==> flow/design.v <==
module AFH_map_table(
A,
O
);
input [6:0] A;
output [6:0] O;
assign O = ~A;
endmodule
module div(
clk, rstz,
div_en_p,
dividend,
divisor,
result_o
);
input clk, rstz;
input div_en_p;
input [24:0] dividend;
input [6:0] divisor;
output [49:0] result_o;
parameter IDLE=2'h0, DIVON=2'h1, DIVEnd=2'h2;
reg [1:0] cs, ns;
wire [25:0] div_temp;
reg [50:0] op_dividend;
reg [4:0] divcnt;
always @(posedge clk or negedge rstz)
begin
  if (!rstz)
    begin
      op_dividend <= 0;
      divcnt <=0;
    end  
  else if (div_en_p && (cs==IDLE))
    begin
      op_dividend <= {25'b0,dividend[24:0],1'b0};
      divcnt <=0;
    end  
  else if (cs==DIVON)
    begin
      op_dividend <= div_temp[25] ? {op_dividend[49:0],1'b0} : {div_temp[24:0],op_dividend[24:0],1'b1};
      divcnt <= divcnt + 1'b1;
    end  
end
reg [49:0] result_o;
always @(posedge clk or negedge rstz)
begin
  if (!rstz)
    result_o <= 0;
  else if (cs==DIVEnd)
    result_o <= {op_dividend[50:26],op_dividend[24:0]};   
end
assign div_temp = {1'b0, op_dividend[49:25]} - {1'b0, divisor};
always @(posedge clk or negedge rstz)
begin
  if (!rstz)
    cs <= 0;
  else 
    cs <= ns;
end
always @*
begin
  ns = cs;
  case(cs)
    IDLE:
      begin
        if (div_en_p) ns = DIVON;
      end
    DIVON:
      begin
        if (divcnt==5'd24) ns = DIVEnd;
      end  
    DIVEnd:
      ns = IDLE;  
  endcase
end
endmodule
module hopkernal(
rstz,
X, A, C,
B,
D,
E, F, Fprime,
Y1,
Y2,
regi_AFH_channel_map,
regi_AFH_N,
fk
);
input rstz;
input [4:0] X, C;
input [4:0] A;
input [3:0] B;
input [8:0] D;
input [6:0] E, F, Fprime;
input Y1;
input [5:0] Y2;
input [79:0] regi_AFH_channel_map;
input [6:0] regi_AFH_N;
output [6:0] fk;
wire [4:0] Zprime = X + A;
wire [4:0] Z;
assign Z[0] = B[0] ^ Zprime[0];
assign Z[1] = B[1] ^ Zprime[1];
assign Z[2] = B[2] ^ Zprime[2];
assign Z[3] = B[3] ^ Zprime[3];
assign Z[4] =  Zprime[4];
wire [4:0] stage1_z, stage2_z, stage3_z, stage4_z, stage5_z, stage6_z, stage7_z;
wire [13:0] P = {C[4:0] ^ {5{Y1}}, D[8:0]};
assign stage1_z[1] = P[13] ? Z[2] : Z[1];
assign stage1_z[2] = P[13] ? Z[1] : Z[2];
assign stage1_z[0] = P[12] ? Z[3] : Z[0];
assign stage1_z[3] = P[12] ? Z[0] : Z[3];
assign stage1_z[4] = Z[4];
assign stage2_z[1] = P[11] ? stage1_z[3] : stage1_z[1];
assign stage2_z[3] = P[11] ? stage1_z[1] : stage1_z[3];
assign stage2_z[2] = P[10] ? stage1_z[4] : stage1_z[2];
assign stage2_z[4] = P[10] ? stage1_z[2] : stage1_z[4];
assign stage2_z[0] = stage1_z[0];
assign stage3_z[0] = P[9] ? stage2_z[3] : stage2_z[0];
assign stage3_z[3] = P[9] ? stage2_z[0] : stage2_z[3];
assign stage3_z[1] = P[8] ? stage2_z[4] : stage2_z[1];
assign stage3_z[4] = P[8] ? stage2_z[1] : stage2_z[4];
assign stage3_z[2] = stage2_z[2];
assign stage4_z[3] = P[7] ? stage3_z[4] : stage3_z[3];
assign stage4_z[4] = P[7] ? stage3_z[3] : stage3_z[4];
assign stage4_z[0] = P[6] ? stage3_z[2] : stage3_z[0];
assign stage4_z[2] = P[6] ? stage3_z[0] : stage3_z[2];
assign stage4_z[1] = stage3_z[1];
assign stage5_z[1] = P[5] ? stage4_z[3] : stage4_z[1];
assign stage5_z[3] = P[5] ? stage4_z[1] : stage4_z[3];
assign stage5_z[0] = P[4] ? stage4_z[4] : stage4_z[0];
assign stage5_z[4] = P[4] ? stage4_z[0] : stage4_z[4];
assign stage5_z[2] = stage4_z[2];
assign stage6_z[3] = P[3] ? stage5_z[4] : stage5_z[3];
assign stage6_z[4] = P[3] ? stage5_z[3] : stage5_z[4];
assign stage6_z[1] = P[2] ? stage5_z[2] : stage5_z[1];
assign stage6_z[2] = P[2] ? stage5_z[1] : stage5_z[2];
assign stage6_z[0] = stage5_z[0];
assign stage7_z[2] = P[1] ? stage6_z[3] : stage6_z[2];
assign stage7_z[3] = P[1] ? stage6_z[2] : stage6_z[3];
assign stage7_z[0] = P[0] ? stage6_z[1] : stage6_z[0];
assign stage7_z[1] = P[0] ? stage6_z[0] : stage6_z[1];
assign stage7_z[4] = stage6_z[4];
wire [6:0] em79 = E[6:0] > 7'd78 ? E[6:0]-7'd79 : E[6:0];
wire [7:0] tmp1 = em79 + F[6:0];  
wire [7:0] tmp1m79 = tmp1[7:0] > 8'd78 ? tmp1[7:0]-8'd79 : tmp1[7:0];   
wire [7:0] tmp2 = tmp1m79[6:0] + stage7_z[4:0] + Y2;                    
wire [6:0] adder2m79 = tmp2 > 7'd78 ? tmp2-7'd79 : tmp2[6:0];
wire rfchused = regi_AFH_channel_map[adder2m79[6:0]];
wire [6:0] emN = {2'b0,E[6:0]} >= {regi_AFH_N,2'b0}                 ? {2'b0,E[6:0]} - {regi_AFH_N,2'b0} :
                 {2'b0,E[6:0]} >= ({regi_AFH_N,1'b0}+regi_AFH_N) ? {2'b0,E[6:0]} - ({regi_AFH_N,1'b0}+regi_AFH_N) :
                 {1'b0,E[6:0]} >= {regi_AFH_N,1'b0}                 ? {1'b0,E[6:0]} - {regi_AFH_N,1'b0} :
                 E[6:0] >= regi_AFH_N                              ? E[6:0]-regi_AFH_N : E[6:0];
wire [7:0] tmp1N = emN + Fprime[6:0];  
wire [7:0] tmp1mN = tmp1N[7:0] >= regi_AFH_N ? tmp1N[7:0]-regi_AFH_N : tmp1N[7:0];   
wire [4:0] a7zmN = {2'b0,stage7_z[4:0]} >= regi_AFH_N ? {2'b0,stage7_z[4:0]} - regi_AFH_N : stage7_z[4:0];  
wire [7:0] tmp2N = tmp1mN[6:0] + a7zmN + Y2;                                      
wire [6:0] adder2mN = tmp2N >= regi_AFH_N ? tmp2N-regi_AFH_N : tmp2N[6:0];
wire [6:0] kprimem = adder2mN;
wire [6:0] fkprime, basicfk;
AFH_map_table AFH_map_table_u(
.A(kprimem),
.O(fkprime)
);
assign basicfk = (adder2m79<=7'd39) ? {adder2m79[5:0], 1'b0} : {(adder2m79-7'd40), 1'b1};
assign fk = rfchused ? basicfk : fkprime;
endmodule
module hopctrlwd(
clk_6M, rstz, p_033us,
mpr_Y,
counter_clkN1, counter_clkE1,
psrxfhs_succ_p,
psrxfhs,
pstxid,
m_tslot_p, ms_tslot_p,
ps_N_incr_p,
pageAB_2Npage_count, 
Atrain,
regi_interlace_offset, regi_page_k_nudge,
regi_AFH_mode,
regi_AFH_N,
ps, gips, is, giis, page, inquiry, mpr, spr, ir, conns,
prs_clock_frozen, prm_clock_frozen,
CLK, CLKE, CLKN, BD_ADDR,
counter_isFHS,
Xprm, Xir, Xprs,
X,
Y1,
Y2,
A,
B,
C,
D,
E, F, Fprime
);
input clk_6M, rstz, p_033us;
input mpr_Y;
input [5:0] counter_clkN1;
input [5:0] counter_clkE1;
input psrxfhs_succ_p;
input psrxfhs;
input pstxid;
input m_tslot_p, ms_tslot_p;
input ps_N_incr_p;
input [3:0] pageAB_2Npage_count;
input Atrain;
input [4:0] regi_interlace_offset, regi_page_k_nudge;
input regi_AFH_mode;
input [6:0] regi_AFH_N;
input ps, gips, is, giis, page, inquiry, mpr, spr, ir, conns;
input prs_clock_frozen, prm_clock_frozen;
input [27:0] CLK, CLKE, CLKN, BD_ADDR;
input [4:0] counter_isFHS;
output [4:0] Xprm, Xir, Xprs;
output [4:0] X;
output Y1;
output [5:0] Y2;
output [4:0] A;
output [3:0] B;
output [4:0] C;
output [8:0] D;
output [6:0] E, F, Fprime;
wire [1:0] k_nudge;
wire [4:0] k_offset;
reg [27:0] CLKN_frozen, CLKE_frozen;
reg [4:0] k_offset_frozen;
reg [4:0] k_nudge_frozen;
always @(posedge clk_6M or negedge rstz)
begin
  if (!rstz)
    begin
     CLKN_frozen <= 0;
    end 
  else if (!prs_clock_frozen)
    begin
     CLKN_frozen <= CLKN;
    end 
end
always @(posedge clk_6M or negedge rstz)
begin
  if (!rstz)
    begin
     CLKE_frozen <= 0;
     k_offset_frozen <= 0;
     k_nudge_frozen <= 0;
    end 
  else if (!prm_clock_frozen)
    begin
     CLKE_frozen <= CLKE;
     k_offset_frozen <= k_offset;
     k_nudge_frozen <= k_nudge;
    end 
end
assign k_nudge = regi_page_k_nudge;  
assign k_offset = Atrain ? 5'd24 : 5'd8;
wire [3:0] xpt = {CLKE[4:2],CLKE[0]} - CLKE[16:12];    
wire [4:0] Xp = CLKE[16:12] + k_offset + k_nudge + xpt ;   
wire [4:0] Xprs = CLKN_frozen[16:12] + counter_clkN1[5:1];
wire [3:0] xprmt = {CLKE_frozen[4:2],CLKE_frozen[0]} - CLKE_frozen[16:12];
wire [4:0] Xprm = CLKE_frozen[16:12] + k_offset_frozen + k_nudge_frozen + xprmt + counter_clkE1[5:1];
wire [3:0] xit = {CLKN[4:2],CLKN[0]} - CLKN[16:12];
wire [4:0] Xi = CLKN[16:12] + k_offset + k_nudge + xit ;
wire [4:0] Xir = CLKN[16:12] + counter_isFHS ;
assign X = ({5{ps}}      & CLKN[16:12]) |     
           ({5{gips}}    & (CLKN[16:12]+regi_interlace_offset)) |   
           ({5{is}}      & Xir[4:0]) |        
           ({5{giis}}    & (Xir[4:0]+regi_interlace_offset)) |      
           ({5{page}}    & Xp[4:0]) |
           ({5{inquiry}} & Xi[4:0]) |
           ({5{mpr}}     & Xprm[4:0]) |    
           ({5{spr}}     & Xprs[4:0]) |    
           ({5{ir}}      & Xir[4:0]) |     
           ({5{conns}}   & CLK[6:2]);      
wire spr_Y = pstxid | (psrxfhs ? 1'b0 : counter_clkN1[0]);
assign Y1 =({1{page}}    & CLKE[1]) |
           ({1{inquiry}} & CLKN[1]) |
           ({1{mpr}}     & mpr_Y  ) |   
           ({1{spr}}     & spr_Y  ) |   
           ({1{ir}}      & 1'b1) |     
           ({1{conns}}   & (CLK[1]&(!regi_AFH_mode)) );      
assign Y2 =({6{page}}    & {CLKE[1],5'b0}) |
           ({6{inquiry}} & {CLKN[1],5'b0}) |
           ({6{mpr}}     & {mpr_Y  ,5'b0}) |   
           ({6{spr}}     & {spr_Y  ,5'b0}) |   
           ({6{ir}}      & {1'b1   ,5'b0}) |     
           ({6{conns}}   & {(CLK[1]&(!regi_AFH_mode)) ,5'b0});      
assign A = ({5{ps}}      & BD_ADDR[27:23]) |     
           ({5{gips}}    & BD_ADDR[27:23]) |   
           ({5{is}}      & BD_ADDR[27:23]) |        
           ({5{giis}}    & BD_ADDR[27:23]) |      
           ({5{page}}    & BD_ADDR[27:23]) |
           ({5{inquiry}} & BD_ADDR[27:23]) |
           ({5{mpr}}     & BD_ADDR[27:23]) |    
           ({5{spr}}     & BD_ADDR[27:23]) |    
           ({5{ir}}      & BD_ADDR[27:23]) |     
           ({5{conns}}   & BD_ADDR[27:23] ^ CLK[25:21]);      
assign B = BD_ADDR[22:19];
assign C = ({5{ps}}      & {BD_ADDR[8],BD_ADDR[6],BD_ADDR[4],BD_ADDR[2],BD_ADDR[0]}) |     
           ({5{gips}}    & {BD_ADDR[8],BD_ADDR[6],BD_ADDR[4],BD_ADDR[2],BD_ADDR[0]}) |   
           ({5{is}}      & {BD_ADDR[8],BD_ADDR[6],BD_ADDR[4],BD_ADDR[2],BD_ADDR[0]}) |        
           ({5{giis}}    & {BD_ADDR[8],BD_ADDR[6],BD_ADDR[4],BD_ADDR[2],BD_ADDR[0]}) |      
           ({5{page}}    & {BD_ADDR[8],BD_ADDR[6],BD_ADDR[4],BD_ADDR[2],BD_ADDR[0]}) |
           ({5{inquiry}} & {BD_ADDR[8],BD_ADDR[6],BD_ADDR[4],BD_ADDR[2],BD_ADDR[0]}) |
           ({5{mpr}}     & {BD_ADDR[8],BD_ADDR[6],BD_ADDR[4],BD_ADDR[2],BD_ADDR[0]}) |    
           ({5{spr}}     & {BD_ADDR[8],BD_ADDR[6],BD_ADDR[4],BD_ADDR[2],BD_ADDR[0]}) |    
           ({5{ir}}      & {BD_ADDR[8],BD_ADDR[6],BD_ADDR[4],BD_ADDR[2],BD_ADDR[0]}) |     
           ({5{conns}}   & {BD_ADDR[8],BD_ADDR[6],BD_ADDR[4],BD_ADDR[2],BD_ADDR[0]} ^ CLK[20:16]);      
assign D = ({9{ps}}      & BD_ADDR[18:10]) |     
           ({9{gips}}    & BD_ADDR[18:10]) |   
           ({9{is}}      & BD_ADDR[18:10]) |        
           ({9{giis}}    & BD_ADDR[18:10]) |      
           ({9{page}}    & BD_ADDR[18:10]) |
           ({9{inquiry}} & BD_ADDR[18:10]) |
           ({9{mpr}}     & BD_ADDR[18:10]) |    
           ({9{spr}}     & BD_ADDR[18:10]) |    
           ({9{ir}}      & BD_ADDR[18:10]) |     
           ({9{conns}}   & (BD_ADDR[18:10] ^ CLK[15:7]));      
assign E = {BD_ADDR[13],BD_ADDR[11],BD_ADDR[9],BD_ADDR[7],BD_ADDR[5],BD_ADDR[3],BD_ADDR[1]};           
reg div_en_p;
always @(posedge clk_6M or negedge rstz)
begin
  if (!rstz)
     div_en_p <= 0;
  else 
     div_en_p <= (CLK[6:0]==7'hff) & ms_tslot_p;
end
wire divffclk = clk_6M;
wire [24:0] Ft, nc1;
div mod79_F(
.clk      (divffclk                   ),
.rstz     (rstz                       ),
.div_en_p (div_en_p                   ),
.dividend ({CLK[27:7],4'b0}           ),
.divisor  (7'd79                      ),
.result_o ({Ft[24:0],nc1[24:0]}       )
);
assign F = ({7{conns}} & Ft[6:0]);
wire [24:0] Fprimet, nc2;
div mod79_Fprime(
.clk      (divffclk                   ),
.rstz     (rstz                       ),
.div_en_p (div_en_p                   ),
.dividend ({CLK[27:7],4'b0}           ),
.divisor  (regi_AFH_N                 ),
.result_o ({Fprimet[24:0],nc2[24:0]}  )
);
assign Fprime = ({7{conns}} & Fprimet[6:0]);
endmodule
module fkctrl(
clk_6M, rstz,
regi_isMaster,
ir,
psrxfhs_succ_p,
fk_page,
page,
ps_pagerespTO,
scancase,
m_half_tslot_p,
mpr,
m_tslot_p,
connsnewslave, connsnewmaster,
CLKN, CLKE, CLK,
txbit_period, rxbit_period,
fkset_p,   
ps, pstxid, psrxfhs, psackfhs, pagetxfhs, pagetmp, pagerxackfhs ,
corre_threshold,
counter_clkN1,
counter_clkE1,
fk_pstxid,
fk_psrxfhs,
fk_psackfhs,
fk_connsnewslave, fk_connsnewmaster,
fk_pagetxfhs,
fk_pagerxackfhs,
fk_spr, fk_mpr,
fk_chg_p, fk_chg_p_ff
);
input clk_6M, rstz;
input regi_isMaster;
input ir;
input psrxfhs_succ_p;
input fk_page;
input page;
input ps_pagerespTO;
input scancase;
input m_half_tslot_p;
input mpr;
input m_tslot_p;
input connsnewslave, connsnewmaster;
input [27:0] CLKN, CLKE, CLK;
input txbit_period, rxbit_period;
input fkset_p;   
input ps, pstxid, psrxfhs, psackfhs, pagetxfhs, pagetmp, pagerxackfhs ;
input corre_threshold;
output [5:0] counter_clkN1;
output [5:0] counter_clkE1;
output fk_pstxid;
output fk_psrxfhs;
output fk_psackfhs;
output fk_connsnewslave, fk_connsnewmaster;
output fk_pagetxfhs;
output fk_pagerxackfhs;
output fk_spr, fk_mpr;
output fk_chg_p, fk_chg_p_ff;
assign fk_spr = fk_pstxid | fk_psrxfhs | fk_psackfhs;
assign fk_mpr = fk_pagetxfhs | fk_pagerxackfhs;
wire ir_fkset_p = regi_isMaster ? fkset_p & !ir : fkset_p;
wire fk_chg_p = ((!(txbit_period | rxbit_period)) & ir_fkset_p);  
wire psrxfhs_fk_chg_p = fk_psrxfhs & fkset_p;
wire scancase_fk_chg_p = (scancase) & fkset_p;
reg fk_chg_p_ff;
always @(posedge clk_6M or negedge rstz)
begin
  if (!rstz)
     fk_chg_p_ff <= 0;
  else 
     fk_chg_p_ff <= fk_chg_p | scancase_fk_chg_p | psrxfhs_fk_chg_p;
end
reg fk_pstxid;
always @(posedge clk_6M or negedge rstz)
begin
  if (!rstz)
     fk_pstxid <= 0;
  else if (ps & corre_threshold & fkset_p)   
     fk_pstxid <= 1'b1;
  else if (pstxid & fk_chg_p)
     fk_pstxid <= 1'b0;
end
reg fk_psrxfhs;
always @(posedge clk_6M or negedge rstz)
begin
  if (!rstz)
     fk_psrxfhs <= 0;
  else if (pstxid & fk_chg_p)
     fk_psrxfhs <= 1'b1;
  else if ((psrxfhs & corre_threshold & fk_chg_p) | ps_pagerespTO)
     fk_psrxfhs <= 1'b0;
end
reg fk_psackfhs;
always @(posedge clk_6M or negedge rstz)
begin
  if (!rstz)
     fk_psackfhs <= 0;
  else if (psrxfhs & corre_threshold & fk_chg_p)
     fk_psackfhs <= 1'b1;
  else if (psackfhs & fk_chg_p & CLKN[0])
     fk_psackfhs <= 1'b0;
end
reg fk_connsnewslave;
always @(posedge clk_6M or negedge rstz)
begin
  if (!rstz)
     fk_connsnewslave <= 0;
  else if (psackfhs & fk_chg_p & CLKN[0])
     fk_connsnewslave <= 1'b1;
  else if (connsnewslave & fk_chg_p & CLK[0])   
     fk_connsnewslave <= 1'b0;
end
reg fk_pagetxfhs;
always @(posedge clk_6M or negedge rstz)
begin
  if (!rstz)
     fk_pagetxfhs <= 0;
  else if ( (pagetmp & fk_chg_p) | (pagerxackfhs & !corre_threshold & fk_chg_p) )
     fk_pagetxfhs <= 1'b1;
  else if ((pagetxfhs & fk_chg_p) | fk_page)
     fk_pagetxfhs <= 1'b0;
end
reg fk_pagerxackfhs;
always @(posedge clk_6M or negedge rstz)
begin
  if (!rstz)
     fk_pagerxackfhs <= 0;
  else if (pagetxfhs & fk_chg_p)
     fk_pagerxackfhs <= 1'b1;
  else if (pagerxackfhs & fk_chg_p & CLKE[0])
     fk_pagerxackfhs <= 1'b0;
end
reg fk_connsnewmaster;
always @(posedge clk_6M or negedge rstz)
begin
  if (!rstz)
     fk_connsnewmaster <= 0;
  else if (pagerxackfhs & corre_threshold & m_half_tslot_p)   
     fk_connsnewmaster <= 1'b1;
  else if ((connsnewmaster & fk_chg_p & CLK[0]) | page )  
     fk_connsnewmaster <= 1'b0;
end
wire ps_N_incr_p = (pstxid & fk_chg_p) | ((psrxfhs|psackfhs) & fkset_p & CLKN[0]);
reg [5:0] counter_clkN1;
always @(posedge clk_6M or negedge rstz)
begin
  if (!rstz)
    begin
     counter_clkN1 <= 0;
    end 
  else if (ps & corre_threshold & fkset_p)   
    begin
     counter_clkN1 <= 6'h1;
    end 
  else if (psrxfhs_succ_p)
     counter_clkN1 <= {counter_clkN1[5:1],1'b0};
  else if (ps_N_incr_p)
    begin
     counter_clkN1 <= counter_clkN1+1'b1;
    end 
end
wire page_N_incr_p = fk_chg_p & CLKE[0] & (pagetxfhs | pagerxackfhs);
reg [5:0] counter_clkE1;
always @(posedge clk_6M or negedge rstz)
begin
  if (!rstz)
    begin
     counter_clkE1 <= 0;
    end 
  else if (!fk_mpr)   
    begin
     counter_clkE1 <= 6'd0;
    end 
  else if (page_N_incr_p)  
    begin
     counter_clkE1 <= counter_clkE1+1'b1;
    end 
end
endmodule
module hopselection(
clk_6M, rstz, p_033us,
regi_isMaster,
ps_pagerespTO,
fk_page,
scancase,
m_half_tslot_p,
connsnewslave, connsnewmaster,
txbit_period, rxbit_period,
fkset_p,   
psackfhs, pagetxfhs, pagetmp, pagerxackfhs ,
corre_threshold,
psrxfhs_succ_p,
psrxfhs,
pstxid,
m_tslot_p, ms_tslot_p,
ps_N_incr_p,
pageAB_2Npage_count, 
Atrain,
regi_interlace_offset, regi_page_k_nudge,
regi_AFH_mode,
regi_AFH_N, regi_AFH_channel_map,
ps, gips, is, giis, page, inquiry, mpr, spr, ir, conns,
prs_clock_frozen, prm_clock_frozen,
CLK, CLKE, CLKN, BD_ADDR,
counter_isFHS,
fk,
fk_chg_p, fk_chg_p_ff,
fk_pstxid
);
input clk_6M, rstz, p_033us;
input regi_isMaster;
input ps_pagerespTO;
input fk_page;
input scancase;
input m_half_tslot_p;
input connsnewslave, connsnewmaster;
input txbit_period, rxbit_period;
input fkset_p;   
input psackfhs, pagetxfhs, pagetmp, pagerxackfhs ;
input corre_threshold;
wire [5:0] counter_clkN1;
wire [5:0] counter_clkE1;
input psrxfhs_succ_p;
input psrxfhs;
input pstxid;
input m_tslot_p, ms_tslot_p;
input ps_N_incr_p;
input [3:0] pageAB_2Npage_count;
input Atrain;
input [4:0] regi_interlace_offset, regi_page_k_nudge;
input regi_AFH_mode;
input [6:0] regi_AFH_N;
input [79:0] regi_AFH_channel_map;
input ps, gips, is, giis, page, inquiry, mpr, spr, ir, conns;
input prs_clock_frozen, prm_clock_frozen;
input [27:0] CLK, CLKE, CLKN, BD_ADDR;
input [4:0] counter_isFHS;
output [6:0] fk;
output fk_chg_p, fk_chg_p_ff;
output fk_pstxid;
wire [4:0] Xprm, Xir, Xprs;
wire [4:0] X;
wire Y1;
wire [5:0] Y2;
wire [4:0] A;
wire [3:0] B;
wire [4:0] C;
wire [8:0] D;
wire [6:0] E, F, Fprime;
wire fk_connsnewslave, fk_connsnewmaster;
wire fk_conns = conns | fk_connsnewslave | fk_connsnewmaster;
wire [27:0] fk_CLK = fk_conns ? CLK + 1'b1 : CLK;
wire [27:0] fk_CLKE = CLKE + 1'b1;
wire [27:0] fk_CLKN = CLKN + 1'b1;
hopctrlwd hopctrlwd_u(
.clk_6M               (clk_6M               ), 
.rstz                 (rstz                 ), 
.p_033us              (p_033us              ),
.mpr_Y                (counter_clkE1[0]     ),
.counter_clkN1        (counter_clkN1        ),  
.counter_clkE1        (counter_clkE1        ),       
.psrxfhs_succ_p       (psrxfhs_succ_p       ),
.psrxfhs              (fk_psrxfhs              ),
.pstxid               (fk_pstxid               ),
.m_tslot_p            (m_tslot_p            ),
.ms_tslot_p           (ms_tslot_p           ),
.ps_N_incr_p          (ps_N_incr_p          ),
.pageAB_2Npage_count  (pageAB_2Npage_count  ), 
.Atrain               (Atrain               ),
.regi_interlace_offset(regi_interlace_offset),
.regi_page_k_nudge    (regi_page_k_nudge    ),
.regi_AFH_mode        (regi_AFH_mode        ),
.regi_AFH_N           (regi_AFH_N           ),
.ps                   (ps                   ), 
.gips                 (gips                 ), 
.is                   (is                   ), 
.giis                 (giis                 ), 
.page                 (fk_page                 ), 
.inquiry              (inquiry              ), 
.mpr                  (fk_mpr                  ), 
.spr                  (fk_spr                  ), 
.ir                   (ir                   ), 
.conns                (fk_conns                ),
.prs_clock_frozen     (prs_clock_frozen     ), 
.prm_clock_frozen     (prm_clock_frozen     ),
.CLK                  (fk_CLK                  ), 
.CLKE                 (fk_CLKE                 ), 
.CLKN                 (fk_CLKN                 ), 
.BD_ADDR              (BD_ADDR          ),
.counter_isFHS        (counter_isFHS        ),
.Xprm                 (Xprm                 ), 
.Xir                  (Xir                  ),
.Xprs                 (Xprs                 ), 
.X                    (X                    ),
.Y1                   (Y1                   ),
.Y2                   (Y2                   ),
.A                    (A                    ),
.B                    (B                    ),
.C                    (C                    ),
.D                    (D                    ),
.E                    (E                    ), 
.F                    (F                    ), 
.Fprime               (Fprime               )
);
hopkernal hopkernal_u(
.rstz                (rstz                ),
.X                   (X                   ), 
.A                   (A                   ), 
.C                   (C                   ),
.B                   (B                   ),
.D                   (D                   ),
.E                   (E                   ), 
.F                   (F                   ),
.Fprime              (Fprime              ),
.Y1                  (Y1                  ),
.Y2                  (Y2                  ),
.regi_AFH_channel_map(regi_AFH_channel_map),
.regi_AFH_N          (regi_AFH_N          ),
.fk                  (fk                  )
);
fkctrl fkctrl_u(
.clk_6M         (clk_6M         ), 
.rstz           (rstz           ),
.regi_isMaster  (regi_isMaster  ),
.ir             (ir             ),
.psrxfhs_succ_p (psrxfhs_succ_p ),
.fk_page        (fk_page        ),
.page           (page           ),
.ps_pagerespTO  (ps_pagerespTO  ),
.scancase       (scancase       ),
.m_half_tslot_p (m_half_tslot_p ),
.mpr            (mpr            ),
.m_tslot_p      (m_tslot_p      ),
.connsnewslave  (connsnewslave  ),
.connsnewmaster (connsnewmaster ),
.CLKN           (CLKN           ),
.CLKE           (CLKE           ),
.CLK            (CLK            ),
.txbit_period   (txbit_period   ), 
.rxbit_period   (rxbit_period   ),
.fkset_p        (fkset_p        ),   
.ps             (ps             ), 
.pstxid         (pstxid         ), 
.psrxfhs        (psrxfhs        ), 
.psackfhs       (psackfhs       ), 
.pagetxfhs      (pagetxfhs      ), 
.pagetmp        (pagetmp        ), 
.pagerxackfhs   (pagerxackfhs   ),
.corre_threshold(corre_threshold),
.counter_clkN1   (counter_clkN1   ),
.counter_clkE1   (counter_clkE1   ),
.fk_pstxid       (fk_pstxid       ),
.fk_psrxfhs      (fk_psrxfhs      ),
.fk_psackfhs     (fk_psackfhs     ),
.fk_connsnewslave(fk_connsnewslave),
.fk_connsnewmaster(fk_connsnewmaster),
.fk_pagetxfhs    (fk_pagetxfhs    ),
.fk_pagerxackfhs (fk_pagerxackfhs ),
.fk_spr          (fk_spr          ),
.fk_mpr          (fk_mpr          ),
.fk_chg_p        (fk_chg_p        ),
.fk_chg_p_ff     (fk_chg_p_ff     )
);
endmodule
# Reports on hopselection
# Each step is given for the RTL above and for the edited RTL.
# "before" refers to lines of the RTL above, "after" to lines of the edited file.
# "change" is "after" less "before", of the values as shown; "rel_change_pct" is that difference over "before", in percent.
# Cell names lack the library's common part.
design:
  top_module: "hopselection"
  clock: "clk_6M"
  library: "sky130hd"
  corner: "tt_025C_1v80"

# Diff
# The edit as a unified diff against the file above.
# The edited RTL no longer does the same as the RTL above: the edit was made by script, with no optimisation intended.
# begin of diff
@@ -4,5 +4,5 @@
 );
 input [6:0] A;
-output [6:0] O;
+output [5:0] O;
 assign O = ~A;
 endmodule
# end of diff

# Word-level counts
# Counts by Yosys on the flattened word-level netlist (proc, flatten, opt, wreduce; memories kept). Register bits leave out memories and registers merged into their read ports (data or address). Print and check cells are left out. Cells with the same type and inputs are merged into one.
word_totals:
  columns: ["element", "before", "after", "change", "rel_change_pct"]
  rows:
  - ["regBits", 240, 240, 0, 0.00]
  - ["in_bits", 256, 256, 0, 0.00]
  - ["elab_cells", 348, 348, 0, 0.00]
op_classes:
  columns: ["element", "before", "after", "change", "rel_change_pct"]
  rows:
  - ["add_sub_neg", 45, 45, 0, 0.00]
  - ["compare", 11, 11, 0, 0.00]
  - ["equal", 13, 13, 0, 0.00]
  - ["n_shift", 1, 1, 0, 0.00]
  - ["n_mux", 78, 78, 0, 0.00]
  - ["n_logic", 152, 152, 0, 0.00]
  - ["n_reduce_logical", 24, 24, 0, 0.00]
op_table:
  columns: ["cell", "before", "after", "change", "rel_change_pct"]
  rows:
  - ["two-way mux 7 bit", 11, 10, -1, -9.09]
  - ["subtractor 7 bit", 6, 5, -1, -16.67]
  - ["two-way mux 6 bit", 5, 6, 1, 20.00]
  - ["inverter 7 bit", 1, 0, -1, -100.00]
  - ["inverter 6 bit", 0, 1, 1, null]
  - ["subtractor 6 bit", 0, 1, 1, null]
# Unchanged operator kinds not shown: 57.

# Logic depth
# Yosys ltp: most cells in a row. Word level: on the elaborated netlist, between registers, memories and ports. Mapped: between sequential cells and ports; inverters and the memories' decode and read muxes count.
depth:
  columns: ["element", "before", "after", "change", "rel_change_pct"]
  rows:
  - ["depth_word", 29, 29, 0, 0.00]
  - ["abc_area", "0", "0", null, null]
  - ["ltp_mapped", 55, 51, -4, -7.27]

# After synthesis
# The flow's flattened synthesis, as Yosys stat reports it; memories are mapped. The netlist is that of the ABC_AREA named above (0 if unset); the other value can give another one.
mapped:
  columns: ["element", "before", "after", "change", "rel_change_pct"]
  rows:
  - ["mapped_cells", 1974, 1942, -32, -1.62]
  - ["area_um2", 17606.9, 17077.6, -529.3, -3.01]
  - ["sequential_area_um2", 4231.6, 4231.6, 0.0, 0.00]
  - ["flip_flops", 169, 169, 0, 0.00]
by_type:
  columns: ["type", "before", "after", "change", "rel_change_pct"]
  rows:
  - ["mux4_2", 38, 9, -29, -76.32]
  - ["xnor2_1", 127, 108, -19, -14.96]
  - ["xor2_1", 77, 95, 18, 23.38]
  - ["clkbuf_1", 67, 53, -14, -20.90]
  - ["nand2b_1", 13, 24, 11, 84.62]
  - ["o21ai_0", 96, 87, -9, -9.38]
  - ["o31a_1", 6, 14, 8, 133.33]
  - ["nor3_1", 45, 39, -6, -13.33]
  - ["or3_1", 22, 16, -6, -27.27]
  - ["and3_1", 9, 15, 6, 66.67]
  - ["mux2i_1", 95, 90, -5, -5.26]
  - ["nand2_1", 143, 147, 4, 2.80]
  - ["and4_1", 6, 10, 4, 66.67]
  - ["o22ai_1", 5, 1, -4, -80.00]
  - ["a32oi_1", 4, 0, -4, -100.00]
  - ["nor2_1", 156, 159, 3, 1.92]
  - ["inv_1", 118, 115, -3, -2.54]
  - ["nand3_1", 51, 48, -3, -5.88]
# Unchanged cell types not shown: 15.
# Not every row of either side is listed.
# The figures by module come from a second, unflattened synthesis with its own total; it is not the netlist above.
hier_totals:
  columns: ["element", "before", "after", "change", "rel_change_pct"]
  rows:
  - ["cells_unflattened", 2385, 2426, 41, 1.72]
  - ["area_unflattened_um2", 22494.1, 22572.9, 78.8, 0.35]
# Rows give one instance, submodules left out.
modules_before:
  columns: ["module", "instances", "cells", "area_um2"]
  rows:
  - ["div", 2, 476, 5300.1]
  - ["hopkernal", 1, 730, 6138.4]
  - ["hopctrlwd", 1, 361, 3116.7]
  - ["hopselection", 1, 233, 1594.0]
  - ["fkctrl", 1, 102, 1018.5]
  - ["AFH_map_table", 1, 7, 26.3]
modules_after:
  columns: ["module", "instances", "cells", "area_um2"]
  rows:
  - ["div", 2, 469, 5250.0]
  - ["hopkernal", 1, 786, 6321.1]
  - ["hopctrlwd", 1, 361, 3116.7]
  - ["hopselection", 1, 233, 1594.0]
  - ["fkctrl", 1, 102, 1018.5]
  - ["AFH_map_table", 1, 6, 22.5]

# Path before layout
# Path of least setup slack by OpenSTA after synthesis, without wires, with an ideal clock, recovery checks aside; 20% of the period is set as input and as output delay. Where synthesis merged equal registers, the netlist keeps one of their names.
synth_timing:
  columns: ["element", "before", "after", "change", "rel_change_pct"]
  rows:
  - ["path_kind", "input to output", "input to output", null, null]
  - ["from", "in CLKN[6]", "in CLKE[0]", null, null]
  - ["to", "out fk[4]", "out fk[2]", null, null]
  - ["period_ns", 25.0, 25.0, 0.0, 0.00]
  - ["t_first_pin_ns", 5.000, 5.000, 0.000, 0.00]
  - ["t_arrival_ns", 15.304, 15.832, 0.528, 3.45]
  - ["required_time_ns", 20.000, 20.000, 0.000, 0.00]
  - ["slack_ns", 4.696, 4.168, -0.528, null]
  - ["path_delay_ns", 10.304, 10.832, 0.528, 5.12]
  - ["stages", 43, 45, 2, 4.65]
  - ["path_buffers", 3, 1, -2, -66.67]
  - ["synth_period_reached_ns", 20.304, 20.832, 0.528, 2.60]
# "path_delay_ns" = arrival - input delay + setup time.
# At an output port there is no setup time.
# "stages": output pins that drive a net of the path, with the launching flip-flop's if there is one; two outputs of one cell count as two.
# "synth_period_reached_ns" is the clock period less the worst setup slack; recovery checks do not enter. This is arithmetic on one report: input and output delays are still those of the set period (20% each).
# Between the ends stands the longest chain of elaborated cells between them, by number of cells; it is not shown to be the way that was timed. Of several equally long chains one is given.
# Each line given opens the expression or statement behind the cell; cells for indexed reads and writes are added by Yosys, which also makes memories of some case tables.
synth_between_before:
  cell_sequence: "nand4_1 or3_1 nor2_1 xor2_1 fa_1 inv_1 fa_1 ha_1 fa_1 xor2_1 a222oi_1 nand3_1 a211o_1 ha_1 a21o_1 inv_1 or4_1 o311ai_1 (+7 left out) inv_1 ha_1 clkbuf_1 buf_1 clkbuf_1 inv_1 ha_1 nor2_1 nand3_1 a21oi_1 nor3_2 nor3b_4 xor2_2 mux4_2 o31ai_1 or4_4 a31oi_4 mux2_2"
  elab_chain_len: 29
synth_rtl_before:
  columns: ["element", "line_no", "source"]
  rows:
  - ["from (decl)", 582, "input [27:0] CLK, CLKE, CLKN, BD_ADDR;"]
  - ["adder 17 x 1 -> 17 bit", 600, "wire [27:0] fk_CLKN = CLKN + 1'b1;"]
  - ["adder 5 bit", 265, "({5{gips}}    & (CLKN[16:12]+regi_interlace_offset)) |"]
  - ["AND 5 bit", 265, null]
  - ["bitwise OR 5 bit x9", 264, "assign X = ({5{ps}}      & CLKN[16:12]) |"]
  - ["adder 5 bit", 100, "wire [4:0] Zprime = X + A;"]
  - ["bitwise XOR 1 bit", 105, "assign Z[3] = B[3] ^ Zprime[3];"]
  - ["two-way mux 1 bit", 112, "assign stage1_z[3] = P[12] ? Z[0] : Z[3];"]
  - ["(+7 left out)", null, null]
  - ["two-way mux 5 bit", 156, "wire [4:0] a7zmN = {2'b0,stage7_z[4:0]} >= regi_AFH_N ? {2'b0,stage7_z[4:0]} - regi_AFH_N : stage7_z[4:0];"]
  - ["adder 7 x 5 -> 8 bit", 157, "wire [7:0] tmp2N = tmp1mN[6:0] + a7zmN + Y2;"]
  - ["adder 8 x 6 -> 8 bit", 157, null]
  - ["subtractor 7 bit", 158, "wire [6:0] adder2mN = tmp2N >= regi_AFH_N ? tmp2N-regi_AFH_N : tmp2N[6:0];"]
  - ["two-way mux 7 bit", 158, null]
  - ["inverter 7 bit", 7, "assign O = ~A;"]
  - ["two-way mux 7 bit", 166, "assign fk = rfchused ? basicfk : fkprime;"]
  - ["to (decl)", 584, "output [6:0] fk;"]
# Some nets on the timed path still bear RTL names; the line given drives or declares the net.
synth_nets_before:
  columns: ["signal", "line_no"]
  rows:
  - ["fk_CLKN[13]", 600]
synth_between_after:
  cell_sequence: "clkbuf_1 nand4_1 nor4_1 xor2_1 inv_1 fa_1 fa_1 ha_1 fa_1 a222oi_1 o211ai_1 a221o_1 ha_1 xor2_1 xnor2_1 nand3_1 a41o_1 nand2_1 (+9 left out) o21ai_0 nand2b_1 a21o_1 a21o_1 a21oi_1 mux2_2 fa_1 inv_1 a21o_1 a21oi_1 xnor2_1 ha_1 and4_1 a221o_1 a21o_1 a211oi_1 mux2_2 mux2i_1"
  elab_chain_len: 28
synth_rtl_after:
  columns: ["element", "line_no", "source"]
  rows:
  - ["from (decl)", 582, "input [27:0] CLK, CLKE, CLKN, BD_ADDR;"]
  - ["adder 17 x 1 -> 17 bit", 599, "wire [27:0] fk_CLKE = CLKE + 1'b1;"]
  - ["adder 5 bit", 257, "wire [4:0] Xp = CLKE[16:12] + k_offset + k_nudge + xpt ;"]
  - ["adder 5 x 2 -> 5 bit", 257, null]
  - ["adder 5 x 4 -> 5 bit", 257, null]
  - ["AND 5 bit", 268, "({5{page}}    & Xp[4:0]) |"]
  - ["bitwise OR 5 bit x6", 264, "assign X = ({5{ps}}      & CLKN[16:12]) |"]
  - ["adder 5 bit", 100, "wire [4:0] Zprime = X + A;"]
  - ["(+9 left out)", null, null]
  - ["two-way mux 5 bit", 156, "wire [4:0] a7zmN = {2'b0,stage7_z[4:0]} >= regi_AFH_N ? {2'b0,stage7_z[4:0]} - regi_AFH_N : stage7_z[4:0];"]
  - ["adder 7 x 5 -> 8 bit", 157, "wire [7:0] tmp2N = tmp1mN[6:0] + a7zmN + Y2;"]
  - ["adder 8 x 6 -> 8 bit", 157, null]
  - ["subtractor 6 bit", 158, "wire [6:0] adder2mN = tmp2N >= regi_AFH_N ? tmp2N-regi_AFH_N : tmp2N[6:0];"]
  - ["two-way mux 6 bit", 158, null]
  - ["inverter 6 bit", 7, "assign O = ~A;"]
  - ["two-way mux 7 bit", 166, "assign fk = rfchused ? basicfk : fkprime;"]
  - ["to (decl)", 584, "output [6:0] fk;"]
synth_nets_after:
  columns: ["signal", "line_no"]
  rows:
  - ["fk_CLKE[13]", 599]

# Worst path after layout
# Path of least setup slack in the final report of each run of set A (OpenROAD, finished layout, wires in). Where an end is a register, its clock arrival counts in the times.
layout_timing:
  columns: ["element", "before", "after", "change", "rel_change_pct"]
  rows:
  - ["path_kind", "input to output", "input to output", null, null]
  - ["from", "in CLKN[0]", "in CLKN[0]", null, null]
  - ["to", "out fk[4]", "out fk[4]", null, null]
  - ["period_ns", 25.0, 25.0, 0.0, 0.00]
  - ["t_first_pin_ns", 5.00, 5.00, 0.00, 0.00]
  - ["t_arrival_ns", 17.82, 18.46, 0.64, 3.59]
  - ["required_time_ns", 20.00, 20.00, 0.00, 0.00]
  - ["slack_ns", 2.18, 1.54, -0.64, null]
  - ["stages", 45, 51, 6, 13.33]
  - ["path_buffers", 2, 3, 1, 50.00]
# Between the ends stands the longest chain of elaborated cells between them, by number of cells; it is not shown to be the way that was timed. Of several equally long chains one is given.
layout_between_before:
  cell_sequence: "clkdlybuf4s50_1 ha_1 nand3_1 nor3_1 xnor2_1 nand2_1 inv_1 fa_1 inv_1 fa_1 ha_1 fa_1 xor2_1 a222oi_1 nand3_1 a211o_1 ha_1 a21o_1 (+9 left out) inv_1 ha_2 inv_1 fa_1 inv_1 ha_1 nor2_1 nand3_1 a21oi_1 nor3_2 or2_1 mux4_2 and3_1 a2111oi_0 a221oi_1 a31oi_4 mux2_2 clkdlybuf4s50_1"
  elab_chain_len: 29
layout_rtl_before:
  columns: ["element", "line_no", "source"]
  rows:
  - ["from (decl)", 582, "input [27:0] CLK, CLKE, CLKN, BD_ADDR;"]
  - ["adder 17 x 1 -> 17 bit", 600, "wire [27:0] fk_CLKN = CLKN + 1'b1;"]
  - ["adder 5 bit", 265, "({5{gips}}    & (CLKN[16:12]+regi_interlace_offset)) |"]
  - ["AND 5 bit", 265, null]
  - ["bitwise OR 5 bit x9", 264, "assign X = ({5{ps}}      & CLKN[16:12]) |"]
  - ["adder 5 bit", 100, "wire [4:0] Zprime = X + A;"]
  - ["bitwise XOR 1 bit", 105, "assign Z[3] = B[3] ^ Zprime[3];"]
  - ["two-way mux 1 bit", 112, "assign stage1_z[3] = P[12] ? Z[0] : Z[3];"]
  - ["(+7 left out)", null, null]
  - ["two-way mux 5 bit", 156, "wire [4:0] a7zmN = {2'b0,stage7_z[4:0]} >= regi_AFH_N ? {2'b0,stage7_z[4:0]} - regi_AFH_N : stage7_z[4:0];"]
  - ["adder 7 x 5 -> 8 bit", 157, "wire [7:0] tmp2N = tmp1mN[6:0] + a7zmN + Y2;"]
  - ["adder 8 x 6 -> 8 bit", 157, null]
  - ["subtractor 7 bit", 158, "wire [6:0] adder2mN = tmp2N >= regi_AFH_N ? tmp2N-regi_AFH_N : tmp2N[6:0];"]
  - ["two-way mux 7 bit", 158, null]
  - ["inverter 7 bit", 7, "assign O = ~A;"]
  - ["two-way mux 7 bit", 166, "assign fk = rfchused ? basicfk : fkprime;"]
  - ["to (decl)", 584, "output [6:0] fk;"]
# Some nets on the timed path still bear RTL names; the line given drives or declares the net.
layout_nets_before:
  columns: ["signal", "line_no"]
  rows:
  - ["fk_CLKN[12]", 600]
layout_between_after:
  cell_sequence: "clkdlybuf4s50_1 ha_1 nand3_1 or2_2 xnor2_1 nand2_1 inv_1 fa_1 inv_1 fa_1 ha_1 fa_1 a222oi_1 o211ai_1 a221o_1 ha_1 xor2_1 xnor2_1 (+15 left out) a21o_1 a21oi_1 mux2i_1 ha_1 inv_1 fa_1 xnor2_1 ha_1 nor2b_1 o21ai_0 nand2b_1 a221o_1 a21o_1 a211oi_1 buf_4 mux2_2 mux2i_1 clkdlybuf4s50_1"
  elab_chain_len: 29
layout_rtl_after:
  columns: ["element", "line_no", "source"]
  rows:
  - ["from (decl)", 582, "input [27:0] CLK, CLKE, CLKN, BD_ADDR;"]
  - ["adder 17 x 1 -> 17 bit", 600, "wire [27:0] fk_CLKN = CLKN + 1'b1;"]
  - ["adder 5 bit", 265, "({5{gips}}    & (CLKN[16:12]+regi_interlace_offset)) |"]
  - ["AND 5 bit", 265, null]
  - ["bitwise OR 5 bit x9", 264, "assign X = ({5{ps}}      & CLKN[16:12]) |"]
  - ["adder 5 bit", 100, "wire [4:0] Zprime = X + A;"]
  - ["bitwise XOR 1 bit", 105, "assign Z[3] = B[3] ^ Zprime[3];"]
  - ["two-way mux 1 bit", 112, "assign stage1_z[3] = P[12] ? Z[0] : Z[3];"]
  - ["(+7 left out)", null, null]
  - ["two-way mux 5 bit", 156, "wire [4:0] a7zmN = {2'b0,stage7_z[4:0]} >= regi_AFH_N ? {2'b0,stage7_z[4:0]} - regi_AFH_N : stage7_z[4:0];"]
  - ["adder 7 x 5 -> 8 bit", 157, "wire [7:0] tmp2N = tmp1mN[6:0] + a7zmN + Y2;"]
  - ["adder 8 x 6 -> 8 bit", 157, null]
  - ["subtractor 6 bit", 158, "wire [6:0] adder2mN = tmp2N >= regi_AFH_N ? tmp2N-regi_AFH_N : tmp2N[6:0];"]
  - ["two-way mux 6 bit", 158, null]
  - ["inverter 6 bit", 7, "assign O = ~A;"]
  - ["two-way mux 7 bit", 166, "assign fk = rfchused ? basicfk : fkprime;"]
  - ["to (decl)", 584, "output [6:0] fk;"]
layout_nets_after:
  columns: ["signal", "line_no"]
  rows:
  - ["fk_CLKN[12]", 600]

# Layout results
# Runs of the flow (Yosys, OpenROAD) on both versions; the two runs of a pair have the same settings. The constraints put input and output delay at 20% of the set period each and load the outputs with 0.01 pF.
settings_set_A:
  CORE_UTILIZATION: 40
  PLACE_DENSITY: 0.6
  period_ns: 25.0
  CAP_MARGIN: 20
  CORE_MARGIN: 2
  SLEW_MARGIN: 20
measured_set_A:
  columns: ["element", "before", "after", "change", "rel_change_pct"]
  rows:
  - ["yosys.chip_area_um2", 17606.9, 17077.6, -529.3, -3.01]
  - ["final_die_area_um2", 45710.4, 44362.9, -1347.5, -2.95]
  - ["finalCellArea_um2", 21114.0, 20459.6, -654.4, -3.10]
  - ["util_pct", 48.8, 48.7, -0.1, null]
  - ["ws_setup_ns", 2.177, 1.535, -0.642, null]
  - ["timing.setup.tns_ns", 0.000, 0.000, 0.000, null]
  - ["ws_hold_ns", 0.479, 0.489, 0.010, null]
  - ["power_total_uw", 1810, 1723, -87, -4.81]
  - ["period_less_ws_ns", 22.823, 23.465, 0.642, 2.81]
settings_set_B:
  CAP_MARGIN: 0
  CORE_MARGIN: 9
  CORE_UTILIZATION: 28
  CTS_CLUSTER_DIAMETER: 375
  MAX_ROUTING_LAYER: "met5"
  PLACE_DENSITY_LB_ADDON: 0.01
  SETUP_SLACK_MARGIN: 2.53
  period_ns: 35.9
  SLEW_MARGIN: 20
measured_set_B:
  columns: ["element", "before", "after", "change", "rel_change_pct"]
  rows:
  - ["yosys.chip_area_um2", 17606.9, 17077.6, -529.3, -3.01]
  - ["final_die_area_um2", 72231.9, 70206.5, -2025.4, -2.80]
  - ["finalCellArea_um2", 21368.0, 20848.7, -519.3, -2.43]
  - ["util_pct", 34.5, 34.5, 0.0, null]
  - ["ws_setup_ns", 8.709, 7.527, -1.182, null]
  - ["timing.setup.tns_ns", 0.000, 0.000, 0.000, null]
  - ["ws_hold_ns", 0.473, 0.471, -0.002, null]
  - ["power_total_uw", 1252, 1238, -14, -1.12]
  - ["period_less_ws_ns", 27.191, 28.373, 1.182, 4.35]
# "period_less_ws_ns" means the clock period less the worst setup slack. The figure is calculated, with input and output delays left at 20% of the set period.
# "power_total_uw": no workload was simulated; the value follows from the tool's default switching activity.
